==> flow/design.v <==
module b8Xb8_s16( 
  input clk,
  input rst_n, 
  input [7:0] in1_0  ,
  input [7:0] in1_1  ,
  input [7:0] in1_2  ,
  input [7:0] in1_3  ,
  input [7:0] in1_4  ,
  input [7:0] in1_5  ,
  input [7:0] in1_6  ,
  input [7:0] in1_7  ,
  input [7:0] in1_8  ,
  input [7:0] in1_9  ,
  input [7:0] in1_10 ,
  input [7:0] in1_11 ,
  input [7:0] in1_12 ,
  input [7:0] in1_13 ,
  input [7:0] in1_14 ,
  input [7:0] in1_15 ,
  input [7:0] in2_0  ,
  input [7:0] in2_1  ,
  input [7:0] in2_2  ,
  input [7:0] in2_3  ,
  input [7:0] in2_4  ,
  input [7:0] in2_5  ,
  input [7:0] in2_6  ,
  input [7:0] in2_7  ,
  input [7:0] in2_8  ,
  input [7:0] in2_9  ,
  input [7:0] in2_10 ,
  input [7:0] in2_11 ,
  input [7:0] in2_12 ,
  input [7:0] in2_13 ,
  input [7:0] in2_14 ,
  input [7:0] in2_15 ,
  output [11:0] out
  );
  reg [19:0] psum;
  reg [15:0] prod_0  ;
  reg [15:0] prod_1  ;
  reg [15:0] prod_2  ;
  reg [15:0] prod_3  ;
  reg [15:0] prod_4  ;
  reg [15:0] prod_5  ;
  reg [15:0] prod_6  ;
  reg [15:0] prod_7  ;
  reg [15:0] prod_8  ;
  reg [15:0] prod_9  ;
  reg [15:0] prod_10 ;
  reg [15:0] prod_11 ;
  reg [15:0] prod_12 ;
  reg [15:0] prod_13 ;
  reg [15:0] prod_14 ;
  reg [15:0] prod_15 ;
  always @(negedge rst_n or posedge clk) begin
    if (rst_n == 1'b0) begin
      prod_0  <= 16'b0;
      prod_1  <= 16'b0;
      prod_2  <= 16'b0;
      prod_3  <= 16'b0;
      prod_4  <= 16'b0;
      prod_5  <= 16'b0;
      prod_6  <= 16'b0;
      prod_7  <= 16'b0;
      prod_8  <= 16'b0;
      prod_9  <= 16'b0;
      prod_10 <= 16'b0;
      prod_11 <= 16'b0;
      prod_12 <= 16'b0;
      prod_13 <= 16'b0;
      prod_14 <= 16'b0;
      prod_15 <= 16'b0;
      psum <= 20'b0;
    end else begin
      prod_0  <= in1_0  * in2_0  ;
      prod_1  <= in1_1  * in2_1  ;
      prod_2  <= in1_2  * in2_2  ;
      prod_3  <= in1_3  * in2_3  ;
      prod_4  <= in1_4  * in2_4  ;
      prod_5  <= in1_5  * in2_5  ;
      prod_6  <= in1_6  * in2_6  ;
      prod_7  <= in1_7  * in2_7  ;
      prod_8  <= in1_8  * in2_8  ;
      prod_9  <= in1_9  * in2_9  ;
      prod_10 <= in1_10 * in2_10 ;
      prod_11 <= in1_11 * in2_11 ;
      prod_12 <= in1_12 * in2_12 ;
      prod_13 <= in1_13 * in2_13 ;
      prod_14 <= in1_14 * in2_14 ;
      prod_15 <= in1_15 * in2_15 ;
      psum <= prod_0  + prod_1  + prod_2  + prod_3
           + prod_4  + prod_5  + prod_6  + prod_7
           + prod_8  + prod_9  + prod_10 + prod_11
           + prod_12 + prod_13 + prod_14 + prod_15;
    end
  end
  assign out = psum[19:9];
endmodule
# ---- Step by step through the tools: b8Xb8_s16
# Module b8Xb8_s16 before and after one edit of its RTL, step after step.
# "orig" refers to lines of the RTL above, "edited" to lines of the edited file.
# "change": "edited" minus "orig" as printed here.
# Cell names lack the library's common part.
# Not given: n/a
dict set report setup {
  top_module {b8Xb8_s16}
  clock {clk}
  cell_library {sky130hd}
  corner {tt_025C_1v80}
}

# ---- The edit
# Unified diff, file above to edited file.
# This change comes from a script, not from a designer. No optimisation was intended, and the edited design may behave differently.
# begin of diff
@@ -33,5 +33,5 @@
   input [7:0] in2_13 ,
   input [7:0] in2_14 ,
-  input [7:0] in2_15 ,
+  input [9:0] in2_15 ,
   output [11:0] out
   );
# end of diff

# ---- Word level
# Source: Yosys, flattened and elaborated, memories not mapped. Widths are those after wreduce; folded enables and synchronous resets count as part of the registers. Registers that Yosys merges into a memory's read port (data or address) are not register bits. Print and check cells do not count. Equal cells are merged and count once.
# item orig edited change
set word_totals {}
lappend word_totals {reg_bits 276 276 0}
lappend word_totals {out_inout_bits 12 12 0}
lappend word_totals {elab_cells 48 48 0}
# item orig edited change
set classes {}
lappend classes {n_addsub 15 15 0}
lappend classes {n_mul 16 16 0}
# cell orig edited change
set op_table {}
lappend op_table {{multiplier 8 x 8 -> 16 bit} 16 15 -1}
lappend op_table {{multiplier 8 x 10 -> 16 bit} 0 1 1}
# Operator kinds equal on both sides are left out: 5.

# ---- Logic depth
# Yosys ltp: most cells in a row. Word level: on the elaborated netlist, between registers, memories and ports. Mapped: between sequential cells and ports; inverters and the memories' decode and read muxes count.
# item orig edited change
set depth {}
lappend depth {word_depth 15 15 0}
lappend depth {ABC_AREA 0 0 n/a}
lappend depth {ltp_mapped 19 21 2}
lappend depth {ltp_nobuf 19 20 1}

# ---- Mapped cells and area
# The flow's flattened synthesis, as Yosys stat reports it; memories are mapped. The netlist is that of the ABC_AREA named above (0 if unset); the other value can give another one.
# item orig edited change
set synth_totals {}
lappend synth_totals {mapped_cells 4684 4745 61}
lappend synth_totals {mapped_area_um2 45158.3 45412.3 254.0}
lappend synth_totals {seqArea_um2 6681.4 6681.4 0.0}
lappend synth_totals {ffs 267 267 0}
lappend synth_totals {buffers 3 10 7}
# cell orig edited change
set by_type {}
lappend by_type {nand2_1 522 560 38}
lappend by_type {o21ai_0 59 94 35}
lappend by_type {xnor2_1 153 120 -33}
lappend by_type {xor2_1 17 43 26}
lappend by_type {nor3_1 32 56 24}
lappend by_type {a211oi_1 36 13 -23}
lappend by_type {nor2_1 107 129 22}
lappend by_type {o31ai_1 20 2 -18}
lappend by_type {or3_1 28 11 -17}
lappend by_type {a21o_1 23 40 17}
lappend by_type {and3_1 21 4 -17}
lappend by_type {a21boi_0 17 4 -13}
lappend by_type {nor2b_1 16 28 12}
lappend by_type {inv_1 1113 1124 11}
lappend by_type {fa_1 795 806 11}
lappend by_type {a21oi_1 116 105 -11}
lappend by_type {nand2b_1 26 15 -11}
lappend by_type {or2_2 13 2 -11}
# Cell types equal on both sides are left out: 11.
# Not every row of either side is listed.

# ---- Worst setup path after synthesis
# Path of least setup slack by OpenSTA after synthesis, without wires, with an ideal clock, recovery checks aside; 20% of the period is set as input and as output delay. Where synthesis merged equal registers, the netlist keeps one of their names.
# item orig edited change
set synth_timing {}
lappend synth_timing {path_type {input to register} {input to register} n/a}
lappend synth_timing {start {input port in1_3[5]} {input port in2_14[2]} n/a}
lappend synth_timing {end {register prod_3[15]} {register prod_14[14]} n/a}
lappend synth_timing {period_ns 7.5 7.5 0.0}
lappend synth_timing {in_delay_ns 1.500 1.500 0.000}
lappend synth_timing {setup_ns 0.125 0.080 -0.045}
lappend synth_timing {t_first_pin_ns 1.500 1.500 0.000}
lappend synth_timing {t_arrival_ns 5.231 5.248 0.017}
lappend synth_timing {t_required_ns 7.375 7.420 0.045}
lappend synth_timing {path_slack_ns 2.144 2.172 0.028}
lappend synth_timing {path_delay_ns 3.856 3.828 -0.028}
lappend synth_timing {driving_pins 15 15 0}
lappend synth_timing {period_less_setup_slack_ns 5.356 5.328 -0.028}
# "path_delay_ns" = arrival - input delay + setup time.
# "driving_pins" counts driving pins, that of a launching flip-flop among them; a cell with two outputs on the path counts twice.
# "period_less_setup_slack_ns" is the clock period less the worst setup slack; recovery checks do not enter. This is arithmetic on one report: input and output delays are still those of the set period (20% each).
# The rows between start and end are the longest chain of elaborated cells between them; the timing report does not say that the signal goes this way. Where chains are equally long, one stands for them.
# Each line given opens the expression or statement behind the cell; cells for indexed reads and writes are added by Yosys, which also makes memories of some case tables.
dict set report synth_between_orig {
  cell_sequence {clkbuf_1 nand2_1 fa_1 fa_1 inv_1 fa_1 inv_1 fa_1 inv_1 ha_1 or3_1 o21a_1 a22o_1 o41a_1 xnor2_1}
  elab_chain_cells 1
  cone_cells 1
  lines_between 1
}
# item line
set synth_rtl_orig {}
lappend synth_rtl_orig {{start, declared} 7} ;# input [7:0] in1_3  ,
lappend synth_rtl_orig {{multiplier 8 x 8 -> 16 bit} 78} ;# prod_3  <= in1_3  * in2_3  ;
lappend synth_rtl_orig {{end, assigned} 60} ;# prod_3  <= 16'b0;
lappend synth_rtl_orig {{end, assigned} 78}
lappend synth_rtl_orig {{end, declared} 42} ;# reg [15:0] prod_3  ;
dict set report synth_between_edited {
  cell_sequence {nand2_1 fa_1 fa_1 inv_1 fa_1 inv_1 fa_1 inv_1 ha_1 and2_1 a311oi_4 a211oi_2 a311o_1 a21oi_2 xnor2_1}
  elab_chain_cells 1
  cone_cells 1
  lines_between 1
}
# item line
set synth_rtl_edited {}
lappend synth_rtl_edited {{start, declared} 34} ;# input [7:0] in2_14 ,
lappend synth_rtl_edited {{multiplier 8 x 8 -> 16 bit} 89} ;# prod_14 <= in1_14 * in2_14 ;
lappend synth_rtl_edited {{end, assigned} 71} ;# prod_14 <= 16'b0;
lappend synth_rtl_edited {{end, assigned} 89}
lappend synth_rtl_edited {{end, declared} 53} ;# reg [15:0] prod_14 ;

# ---- Timing after layout
# From the final timing report of each run of pair 1: the path of least setup slack in the routed layout; clock arrival at registers is part of the times.
# item orig edited change
set layout_timing {}
lappend layout_timing {path_type {input to register} {register to register} n/a}
lappend layout_timing {start {input port in1_6[5]} {register prod_6[4]} n/a}
lappend layout_timing {end {register prod_6[15]} {register psum[13]} n/a}
lappend layout_timing {period_ns 7.5 7.5 0.0}
lappend layout_timing {in_delay_ns 1.50 n/a n/a}
lappend layout_timing {setup_ns 0.16 0.17 0.01}
lappend layout_timing {t_first_pin_ns 1.50 0.55 -0.95}
lappend layout_timing {t_arrival_ns 6.06 6.43 0.37}
lappend layout_timing {t_required_ns 7.90 7.87 -0.03}
lappend layout_timing {path_slack_ns 1.85 1.44 -0.41}
lappend layout_timing {driving_pins 16 19 3}
# The rows between start and end are the longest chain of elaborated cells between them; the timing report does not say that the signal goes this way. Where chains are equally long, one stands for them.
dict set report layout_between_orig {
  cell_sequence {clkdlybuf4s50_1 nand2_1 fa_1 fa_1 inv_1 fa_1 inv_1 fa_1 inv_1 ha_1 o21ai_0 a21oi_1 o211ai_1 a21o_1 and3_1 a311oi_1}
  elab_chain_cells 1
  cone_cells 1
  lines_between 1
}
# item line
set layout_rtl_orig {}
lappend layout_rtl_orig {{start, declared} 10} ;# input [7:0] in1_6  ,
lappend layout_rtl_orig {{multiplier 8 x 8 -> 16 bit} 81} ;# prod_6  <= in1_6  * in2_6  ;
lappend layout_rtl_orig {{end, assigned} 63} ;# prod_6  <= 16'b0;
lappend layout_rtl_orig {{end, assigned} 81}
lappend layout_rtl_orig {{end, declared} 45} ;# reg [15:0] prod_6  ;
dict set report layout_between_edited {
  cell_sequence {dfrtp_1 fa_1 inv_1 fa_1 inv_1 fa_1 fa_1 fa_1 inv_1 fa_1 inv_1 ha_1 nand2_1 o21ai_0 nand4_1 o21ai_0 a21o_1 a21oi_1 xnor2_1}
  elab_chain_cells 10
  cone_cells 10
  lines_between 1
}
# item line
set layout_rtl_edited {}
lappend layout_rtl_edited {{start, declared} 45} ;# reg [15:0] prod_6  ;
lappend layout_rtl_edited {{start, assigned} 63} ;# prod_6  <= 16'b0;
lappend layout_rtl_edited {{start, assigned} 81} ;# prod_6  <= in1_6  * in2_6  ;
lappend layout_rtl_edited {{adder 20 x 16 -> 20 bit x10} 91} ;# psum <= prod_0  + prod_1  + prod_2  + prod_3
lappend layout_rtl_edited {{end, assigned} 73} ;# psum <= 20'b0;
lappend layout_rtl_edited {{end, assigned} 91}
lappend layout_rtl_edited {{end, declared} 38} ;# reg [19:0] psum;

# ---- Flow runs
# Both versions went through the flow (Yosys, OpenROAD) with the same settings in each pair. Constraints: input delay and output delay 20% of the set period each, output load 0.01 pF.
dict set report flow_settings_pair_1 {
  period_ns 7.5
  CAP_MARGIN 20
  CORE_MARGIN 2
  CORE_UTILIZATION 40
  SLEW_MARGIN 20
}
# item orig edited change
set measured_pair_1 {}
lappend measured_pair_1 {synth_area_um2 45158.3 45412.3 254.0}
lappend measured_pair_1 {die_um2 115600.0 116243.0 643.0}
lappend measured_pair_1 {utilization_pct 45.2 45.5 0.3}
lappend measured_pair_1 {setup_ws_ns 1.845 1.440 -0.405}
lappend measured_pair_1 {achieved_period_ns 5.655 6.060 0.405}
dict set report flow_settings_pair_2 {
  ABC_AREA 1
  CAP_MARGIN 0
  CELL_PAD_IN_SITES_DETAIL_PLACEMENT 0
  CELL_PAD_IN_SITES_GLOBAL_PLACEMENT 0
  CORE_UTILIZATION 33
  HOLD_SLACK_MARGIN -0.05
  PLACE_DENSITY 0.9
  SETUP_SLACK_MARGIN 1.02
  period_ns 5.27
  CORE_MARGIN 2
  SLEW_MARGIN 20
}
# item orig edited change
set measured_pair_2 {}
lappend measured_pair_2 {synth_area_um2 47387.9 47618.2 230.3}
lappend measured_pair_2 {die_um2 146647.0 147352.0 705.0}
lappend measured_pair_2 {utilization_pct 38.7 38.8 0.1}
lappend measured_pair_2 {setup_ws_ns 0.313 0.385 0.072}
lappend measured_pair_2 {achieved_period_ns 4.957 4.885 -0.072}
# "achieved_period_ns" means the clock period less the worst setup slack. The figure is calculated, with input and output delays left at 20% of the set period.
